==> flow/design.v <==
module alu(rs1,rs2,alu_control,funct3,funct7,zero,alu_out);
input [31:0] rs1;
input [31:0] rs2;
input [3:0] alu_control;
input [2:0] funct3;
input [6:0] funct7;
output reg zero;             
output reg[31:0] alu_out;
always @(*)begin
	alu_out=0;
	zero=0;
	case(alu_control)
		4'b0000:begin 
			case(funct3)
				0:begin
					if(funct7==7'b0000000)begin 
						alu_out=rs1+rs2;
					end
					else begin 
						alu_out=rs1-rs2;
					end
				end
				1:begin
					alu_out=rs1<<rs2[4:0];
				end
				2:begin
					alu_out=($signed(rs1) < $signed(rs2))?1:0;
				end
				3:begin
					alu_out=(rs1<rs2)?1:0;
				end
				4:begin
					alu_out=rs1^rs2;
				end
				5:begin
					if(funct7==7'b0000000)begin
						alu_out=rs1>>rs2[4:0];
					end
					else begin
						alu_out=$signed(rs1)>>>rs2[4:0];
					end
				end
				6:begin
					alu_out=rs1|rs2;
				end
				default:begin
					alu_out=rs1&rs2;
				end
			endcase
		end
		4'b0001:begin 
			alu_out=rs1+rs2;
		end
		4'b0010:begin 
			case(funct3)
				0:begin
					alu_out=rs1+rs2;
				end
				1:begin
					alu_out=rs1<<rs2[4:0];
				end
				2:begin
					alu_out=($signed(rs1)<$signed(rs2))?1:0;
				end
				3:begin
					alu_out=(rs1<rs2)?1:0;
				end
				4:begin
					alu_out=rs1^rs2;
				end
				5:begin
					if(rs2[11:5]==7'b0000000)begin
						alu_out=rs1>>rs2[4:0];
					end
					else begin
						alu_out=$signed(rs1)>>>rs2[4:0];
					end
				end
				6:begin
					alu_out=rs1|rs2;
				end
				default:begin
					alu_out=rs1&rs2;
				end
			endcase
		end
		4'b0011:begin 
			alu_out=rs1+rs2;
		end
		4'b0100:begin 
			case(funct3)
				0:zero=(rs1==rs2);
				1:zero=(rs1!=rs2);
				4:zero=($signed(rs1)<$signed(rs2));
				5:zero=($signed(rs1)>=$signed(rs2));
				6:zero=(rs1<rs2);
				7:zero=(rs1>=rs2);
				default:zero=0;
			endcase
		end
		4'b0101:begin 
			alu_out=rs2;
		end
		4'b0110:begin 
			alu_out=rs1+rs2;
		end
		default:begin
			alu_out=0;
			zero=0;
		end
	endcase
end
endmodule
module decoder(instr_out,control_signal);
input [31:0] instr_out;
output reg [13:0] control_signal;
always @(*) begin
case (instr_out[6:0])
	7'b0110011:begin 
		control_signal=14'b0000_1100_00_0001;
		end
	7'b0000011:begin 
		control_signal=14'b0001_1110_00_1000;
		end
	7'b0010011:begin 
		control_signal=14'b0010_1100_00_1001;
		end
	7'b0100011:begin 
		control_signal=14'b0011_0101_00_1000;
		end
	7'b1100011:begin 
		control_signal=14'b0100_0100_11_0000;
		end
	7'b0110111:begin 
		control_signal=14'b0101_1111_00_1111;
		end
	7'b1100111:begin 
		control_signal=14'b0110_1011_10_1011;
		end
	7'b0010111:begin 
		control_signal=14'b0111_1100_00_0111;
		end
	7'b1101111:begin 
		control_signal=14'b1000_1000_01_0011;
		end
	default:
		control_signal=14'b0000_0000_00_0000;
endcase
end
endmodule
module immgen(instr,imm);
input [31:0] instr;
output reg [31:0]imm;
always@(*)begin
	case(instr[6:0])
		7'b0000011,7'b0010011,7'b1100111:begin           
			if(instr[31]==1)begin 
				imm={{20{1'b1}},instr[31:20]};
			end
			else begin
				imm={{20{1'b0}},instr[31:20]};
			end
		end
		7'b0100011:begin 
			if(instr[31]==1)begin
				imm = {{20{1'b1}} , instr[31:25] , instr[11:7]};
			end
			else begin
				imm = {{20{1'b0}} , instr[31:25] , instr[11:7]};
			end
		end
		7'b1100011:begin  
			if(instr[31]==1)begin
				imm = {{19{1'b1}} , instr[31] , instr[7] , instr[30:25] , instr[11:8],1'b0};
			end
			else begin
				imm = {{19{1'b0}} , instr[31] , instr[7] , instr[30:25] , instr[11:8],1'b0};
			end
		end
		7'b0010111,7'b0110111:begin 
			imm={instr[31:12],{12{1'b0}}};
		end
		7'b1101111:begin 
			if(instr[31]==1)begin
				imm = {{11{1'b1}} , instr[31] , instr[19:12] , instr[20] , instr[30:21] , 1'b0};
			end
			else begin
				imm = {{11{1'b0}} , instr[31] , instr[19:12] , instr[20] , instr[30:21] , 1'b0};
			end
		end
		default:begin
			imm=0;
		end
	endcase
end
endmodule
module regfile(clk,rs1_addr,rs2_addr,rd_addr,reg_wrt,rd_data,rs1_data,rs2_data);
input clk;
input [4:0] rs1_addr;
input [4:0] rs2_addr;
input [4:0] rd_addr;
input reg_wrt;
input [31:0] rd_data;
output reg[31:0] rs1_data;
output reg[31:0] rs2_data;
reg [31:0] r [1:31];
always@(posedge clk) begin
	rs1_data <= (rs1_addr == 5'd0) ? 32'd0 : r[rs1_addr];
	rs2_data <= (rs2_addr == 5'd0) ? 32'd0 : r[rs2_addr];
	if(reg_wrt && rd_addr != 5'd0)
		r[rd_addr] <= rd_data;
end
endmodule
module CPU(
    input             clk,
    input             rst,
    input      [31:0] data_out,
    input      [31:0] instr_out,
    output reg        instr_read,
    output reg        data_read,
    output reg [31:0] instr_addr,
    output reg [31:0] data_addr,
    output reg [3:0]  data_write,
    output reg [31:0] data_in
);
localparam S_IF  = 2'd0;
localparam S_ID  = 2'd1;
localparam S_EX  = 2'd2;
localparam S_MEM = 2'd3;
reg  [1:0]  state;
reg  [31:0] pc;
reg  [31:0] ir;
reg  [1:0]  ld_off;
wire [13:0] signal;
wire [31:0] rs1_data;
wire [31:0] rs2_data;
wire [31:0] imm;
wire [31:0] src2;
wire        zero;
wire [31:0] alu_out;
wire [31:0] pc_plus_imm;
wire [31:0] pc_plus4;
reg  [31:0] rd_data;
reg         reg_wrt;
reg  [31:0] next_pc;
reg  [31:0] ld_data;
wire [6:0] opcode = ir[6:0];
wire [2:0] funct3 = ir[14:12];
wire is_load   = (opcode == 7'b0000011);
wire is_store  = (opcode == 7'b0100011);
wire is_branch = (opcode == 7'b1100011);
wire is_jal    = (opcode == 7'b1101111);
wire is_jalr   = (opcode == 7'b1100111);
wire is_auipc  = (opcode == 7'b0010111);
decoder decoder(
.instr_out(ir),
.control_signal(signal)
);
regfile regfile(
.clk(clk),
.rs1_addr(instr_out[19:15]),
.rs2_addr(instr_out[24:20]),
.rd_addr(ir[11:7]),
.reg_wrt(reg_wrt),
.rd_data(rd_data),
.rs1_data(rs1_data),
.rs2_data(rs2_data)
);
immgen immgen(
.instr(ir),
.imm(imm)
);
assign pc_plus4    = pc + 32'd4;
assign pc_plus_imm = pc + imm;
assign src2 = signal[3] ? imm : rs2_data;
alu alu(
.rs1(rs1_data),
.rs2(src2),
.alu_control(signal[13:10]),
.funct3(funct3),
.funct7(ir[31:25]),
.zero(zero),
.alu_out(alu_out)
);
always @(*) begin
	case (funct3)
		3'b000: begin
			case (ld_off)
				2'd0: ld_data = {{24{data_out[7]}},  data_out[7:0]};
				2'd1: ld_data = {{24{data_out[15]}}, data_out[15:8]};
				2'd2: ld_data = {{24{data_out[23]}}, data_out[23:16]};
				default: ld_data = {{24{data_out[31]}}, data_out[31:24]};
			endcase
		end
		3'b001: ld_data = ld_off[1] ? {{16{data_out[31]}}, data_out[31:16]}
		                            : {{16{data_out[15]}}, data_out[15:0]};
		3'b100: begin
			case (ld_off)
				2'd0: ld_data = {24'd0, data_out[7:0]};
				2'd1: ld_data = {24'd0, data_out[15:8]};
				2'd2: ld_data = {24'd0, data_out[23:16]};
				default: ld_data = {24'd0, data_out[31:24]};
			endcase
		end
		3'b101: ld_data = ld_off[1] ? {16'd0, data_out[31:16]} : {16'd0, data_out[15:0]};
		default: ld_data = data_out;
	endcase
end
always @(*) begin
	if ((is_branch && zero) || is_jal)
		next_pc = pc_plus_imm;
	else if (is_jalr)
		next_pc = {alu_out[31:1], 1'b0};
	else
		next_pc = pc_plus4;
end
always @(*) begin
	reg_wrt = 1'b0;
	rd_data = alu_out;
	if (state == S_MEM) begin
		reg_wrt = 1'b1;
		rd_data = ld_data;
	end else if (state == S_EX && !is_load) begin
		reg_wrt = signal[9];
		if (is_jal || is_jalr)
			rd_data = pc_plus4;
		else if (is_auipc)
			rd_data = pc_plus_imm;
	end
end
always @(*) begin
	instr_read = (state == S_IF);
	instr_addr = pc;
	data_addr  = alu_out;
	data_read  = (state == S_EX) && is_load;
	data_write = 4'b0000;
	data_in    = rs2_data;
	if (state == S_EX && is_store) begin
		case (funct3)
			3'b000: begin
				data_write = 4'b0001 << alu_out[1:0];
				data_in    = {4{rs2_data[7:0]}};
			end
			3'b001: begin
				data_write = alu_out[1] ? 4'b1100 : 4'b0011;
				data_in    = {2{rs2_data[15:0]}};
			end
			default: data_write = 4'b1111;
		endcase
	end
end
always @(posedge clk) begin
	if (rst) begin
		state <= S_IF;
		pc    <= 32'd0;
	end else begin
		case (state)
			S_IF: state <= S_ID;
			S_ID: begin
				ir    <= instr_out;
				state <= S_EX;
			end
			S_EX: begin
				ld_off <= alu_out[1:0];
				if (is_load) begin
					state <= S_MEM;
				end else begin
					pc    <= next_pc;
					state <= S_IF;
				end
			end
			default: begin
				pc    <= pc_plus4;
				state <= S_IF;
			end
		endcase
	end
end
endmodule
# Tool chain data of CPU
# Tool output for the design above, in the order of the flow.
# Lines are those of the file above, counted from 1.
# Library cell names are shortened.
# A cell with -- has no value.
[setup]
design = "CPU"
clock = "clk"
lib = "sky130hd"
corner = "tt_025C_1v80"

# After elaboration
# Counts by Yosys on the flattened word-level netlist (proc, flatten, opt, wreduce; memories kept). Print and check cells are left out.
# Yosys's memory passes give these memory sizes; they may raise the number of words (mostly to a power of two), join words into wider ones and drop unused or constant bits.
[bits]
register_bits = 68
ram_bits = 992
clocked_rd_ports_x_width = 64
memories = 1
inputBits = 66
out_inout_bits = 102
[memory_table]
columns = ["memory", "words", "word_bits", "rd", "wr", "line", "source"]
rows = [
  ["regfile.r", 31, 32, 2, 1, 206, "reg [31:0] r [1:31];"],
]
[classes]
addsub = 4
n_cmp = 4
n_eq = 30
n_shift = 4
n_mux = 42
logic = 5
reduce_and_logical = 24
[ops]
columns = ["operator", "n"]
rows = [
  ["32-bit two-way mux", 18],
  ["32-bit parallel mux with 7-bit select", 2],
  ["32-bit parallel mux with 4-bit select", 2],
  ["32-bit parallel mux with 5-bit select", 1],
  ["32-bit parallel mux with 2-bit select", 2],
  ["14-bit parallel mux with 9-bit select", 1],
  ["32-bit parallel mux with 3-bit select", 1],
  ["32-bit adder", 2],
  ["32-bit >= comparator", 2],
  ["32-bit < comparator", 2],
  ["32-bit by 3-bit adder with 32-bit output with constant B", 1],
  ["32-bit subtractor", 1],
  ["32-bit == test", 1],
  ["32-bit != test", 1],
  ["32-bit AND", 1],
  ["32-bit OR", 1],
  ["32-bit XOR", 1],
  ["32-bit by 5-bit left shift with 32-bit output", 1],
  ["32-bit by 5-bit >> shifter with 32-bit output", 1],
  ["32-bit by 5-bit >>> shifter with 32-bit output", 1],
  ["8-bit parallel mux with 3-bit select", 1],
  ["7-bit by 6-bit == test with 1-bit output with constant B", 3],
  ["7-bit == test with constant B", 3],
  ["16-bit two-way mux", 1],
  ["7-bit by 5-bit == test with 1-bit output with constant B", 2],
  ["7-bit zero test", 2],
  ["3-bit == test with constant B", 4],
  ["4-bit by 3-bit == test with 1-bit output with constant B", 3],
]
# Not listed: further kinds 28, cells in them 51.

# Depth
# Yosys ltp: most cells in a row. Word level: on the elaborated netlist, between registers, memories and ports. Mapped: between sequential cells and ports; inverters and the memories' decode and read muxes count.
[depth]
word_depth = 13
abc_area = 0
ltp_mapped = 28
mapped_depth_nobuf = 21

# Synthesis result
# The flow's flattened synthesis, as Yosys stat reports it; memories are mapped. The netlist is that of the ABC_AREA named above (0 if unset); the other value can give another one.
[synth_totals]
cell_count = 5421
area_mm2 = 0.0672432
sequential_area_mm2 = 0.0328115
flip_flops = 1126
buf_cells = 420
[types]
columns = ["cell_type", "n", "type_area_um2"]
rows = [
  ["edfxtp_1", 1026, 3.08E+04],
  ["mux4_2", 499, 1.12E+04],
  ["dfxtp_1", 100, 2001.92],
  ["mux2i_1", 189, 1.89E+03],
  ["a21oi_1", 347, 1.74E+03],
  ["o21ai_0", 328, 1.64E+03],
  ["ha_1", 114, 1.43E+03],
  ["nor2_1", 353, 1.33E+03],
  ["nand2_1", 349, 1.31E+03],
  ["nand3_1", 217, 1.09E+03],
  ["clkbuf_1", 272, 1.02E+03],
  ["mux2_2", 87, 979.69],
  ["o211ai_1", 108, 810.778],
  ["a221oi_1", 87, 761.981],
  ["xnor2_1", 72, 630.605],
  ["nor3_1", 111, 555.533],
  ["inv_1", 142, 533.011],
  ["o221ai_1", 52, 455.437],
]
# Not listed: further types 95, cells in them 968.
# The figures by module come from a second, unflattened synthesis with its own total; it is not the netlist above.
[unflattened]
hier_cells = 5072
hier_area_mm2 = 0.0666101
# Each row is one instance without its submodules.
[by_module]
columns = ["mod", "instances", "n_cells", "area_mm2", "mod_seq_area_mm2"]
rows = [
  ["regfile", 1, 2406, 0.0473967, 0.0310698],
  ["alu", 1, 1556, 0.0107003, 0],
  ["CPU", 1, 987, 0.0076699, 0.0017417],
  ["immgen", 1, 79, 0.0005468, 0],
  ["decoder", 1, 44, 0.0002965, 0],
]

# Timing after synthesis
# OpenSTA on the mapped netlist: ideal clock, no wires. The path of least setup slack (recovery checks aside). Input and output delay are each 20% of the period. Register names are those of the netlist, which keeps one name where synthesis merged equal registers.
[synth_timing]
path_type = "register to register"
from = "register ir[5]"
to = "memory regfile.r[10][21]"
clock_period_ns = 15.0
launch_ns = 0.000
t_arrival_ns = 7.990
path_slack_ns = 6.272
delay_ns = 8.728
stages = 24
n_path_buf = 7
synth_period_reached_ns = 8.728
# "delay_ns" is the arrival time less input delay plus setup time.
# "stages" counts driving pins, that of a launching flip-flop among them; a cell with two outputs on the path counts twice.
# "synth_period_reached_ns" is the clock period less the worst setup slack; recovery checks do not enter. This is arithmetic on one report: input and output delays are still those of the set period (20% each).
[synth_via]
path_cell_list = "edfxtp_1 buf_2 buf_6 or3b_1 a21oi_2 o211ai_1 and2_1 buf_6 inv_2 clkbuf_1 buf_1 clkbuf_1 ha_1 clkbuf_1 a2111o_1 o21bai_1 a31oi_1 o21ai_0 a31o_2 xnor2_1 a221oi_1 o311ai_1 a211oi_1 a2111oi_0"
[synth_rtl]
columns = ["item", "line", "source"]
rows = [
  ["start, declared", 232, "reg  [31:0] ir;"],
  ["start, assigned", 360, "ir <= instr_out;"],
  ["end, declared", 206, "reg [31:0] r [1:31];"],
]
# Chain of elaborated cells between the ends: none given.

# Worst path after layout
# From the final timing report of flow run 2: the path of least setup slack in the routed layout; clock arrival at registers is part of the times.
[layout_timing]
path_type = "register to output"
from = "register ir[2]"
to = "output data_addr[31]"
clock_period_ns = 13.9
output_delay_ns = 2.78
launch_ns = 0.77
t_arrival_ns = 8.30
path_slack_ns = 2.82
stages = 21
n_path_buf = 3
[layout_via]
path_cell_list = "edfxtp_1 nand4bb_1 o22ai_2 a2111oi_2 or2_2 buf_4 inv_2 buf_4 ha_1 o211ai_1 o21bai_1 a31oi_1 o21ai_0 a21oi_1 o31ai_1 xnor2_1 a221oi_1 o21ai_0 a21o_1 or2_2 clkdlybuf4s50_1"
[layout_rtl]
columns = ["item", "line", "source"]
rows = [
  ["start, declared", 232, "reg  [31:0] ir;"],
  ["start, assigned", 360, "ir <= instr_out;"],
  ["end, declared", 222, "output reg [31:0] data_addr,"],
]
# Chain of elaborated cells between the ends: none given.

# Settings and measured results of 4 stored flow runs for module CPU (sky130hd), not sorted in any way. The constraints put input and output delay at 20% of the set period each and load the outputs with 0.01 pF.
# "achieved_clock_period_ns" is the run's clock period less its worst setup slack. It is reckoned from that one timing run; input and output delays stay at 20% of the period that was set.
# "final_power_w" is the tool's figure for a default switching activity; nothing was simulated.

[[run]]
name = "flow run 1"
[run.settings]
CAP_MARGIN = 30
CORE_ASPECT_RATIO = 1.05
CORE_UTILIZATION = 34
CTS_CLUSTER_DIAMETER = 265
CTS_CLUSTER_SIZE = 70
GPL_ROUTABILITY_DRIVEN = 0
GPL_TIMING_DRIVEN = 1
MIN_ROUTING_LAYER = "met2"
PLACE_DENSITY = 0.71
SLEW_MARGIN = 35
period_ns = 11.4
CORE_MARGIN = 2
[run.results]
outcome = "no final report: routing broke off with GRT-0116"

[[run]]
name = "flow run 2"
[run.settings]
CELL_PAD_IN_SITES_GLOBAL_PLACEMENT = 1
CORE_ASPECT_RATIO = 0.98
CORE_UTILIZATION = 45
CTS_CLUSTER_SIZE = 99
HOLD_SLACK_MARGIN = 0.02
PLACE_DENSITY_LB_ADDON = 0.11
SLEW_MARGIN = 35
TNS_END_PERCENT = 55
period_ns = 13.9
CAP_MARGIN = 20
CORE_MARGIN = 2
[run.results]
final_util_pct = 51.1
yosys_chip_area_mm2 = 0.0672432
achieved_clock_period_ns = 11.076
final_power_w = 0.009433
tns_setup_ns = 0.000
fin_ws_ns = 2.824
die_area_mm2 = 0.152537

[[run]]
name = "flow run 3"
[run.settings]
CORE_UTILIZATION = 45
period_ns = 11.5
CAP_MARGIN = 20
CORE_MARGIN = 2
SLEW_MARGIN = 20
[run.results]
tns_setup_ns = 0.000
achieved_clock_period_ns = 10.960
fin_ws_ns = 0.540
final_util_pct = 51.1
final_power_w = 0.011347
die_area_mm2 = 0.152537
yosys_chip_area_mm2 = 0.0672432

[[run]]
name = "flow run 4"
[run.settings]
CAP_MARGIN = 30
CELL_PAD_IN_SITES_DETAIL_PLACEMENT = 1
CORE_ASPECT_RATIO = 1.05
CORE_UTILIZATION = 34
CTS_CLUSTER_DIAMETER = 265
CTS_CLUSTER_SIZE = 70
GPL_ROUTABILITY_DRIVEN = 0
GPL_TIMING_DRIVEN = 1
HOLD_SLACK_MARGIN = 0.27
MIN_ROUTING_LAYER = "met2"
PLACE_DENSITY = 0.87
SLEW_MARGIN = 35
period_ns = 11.4
CORE_MARGIN = 2
[run.results]
outcome = "no final report: routing broke off with GRT-0116"
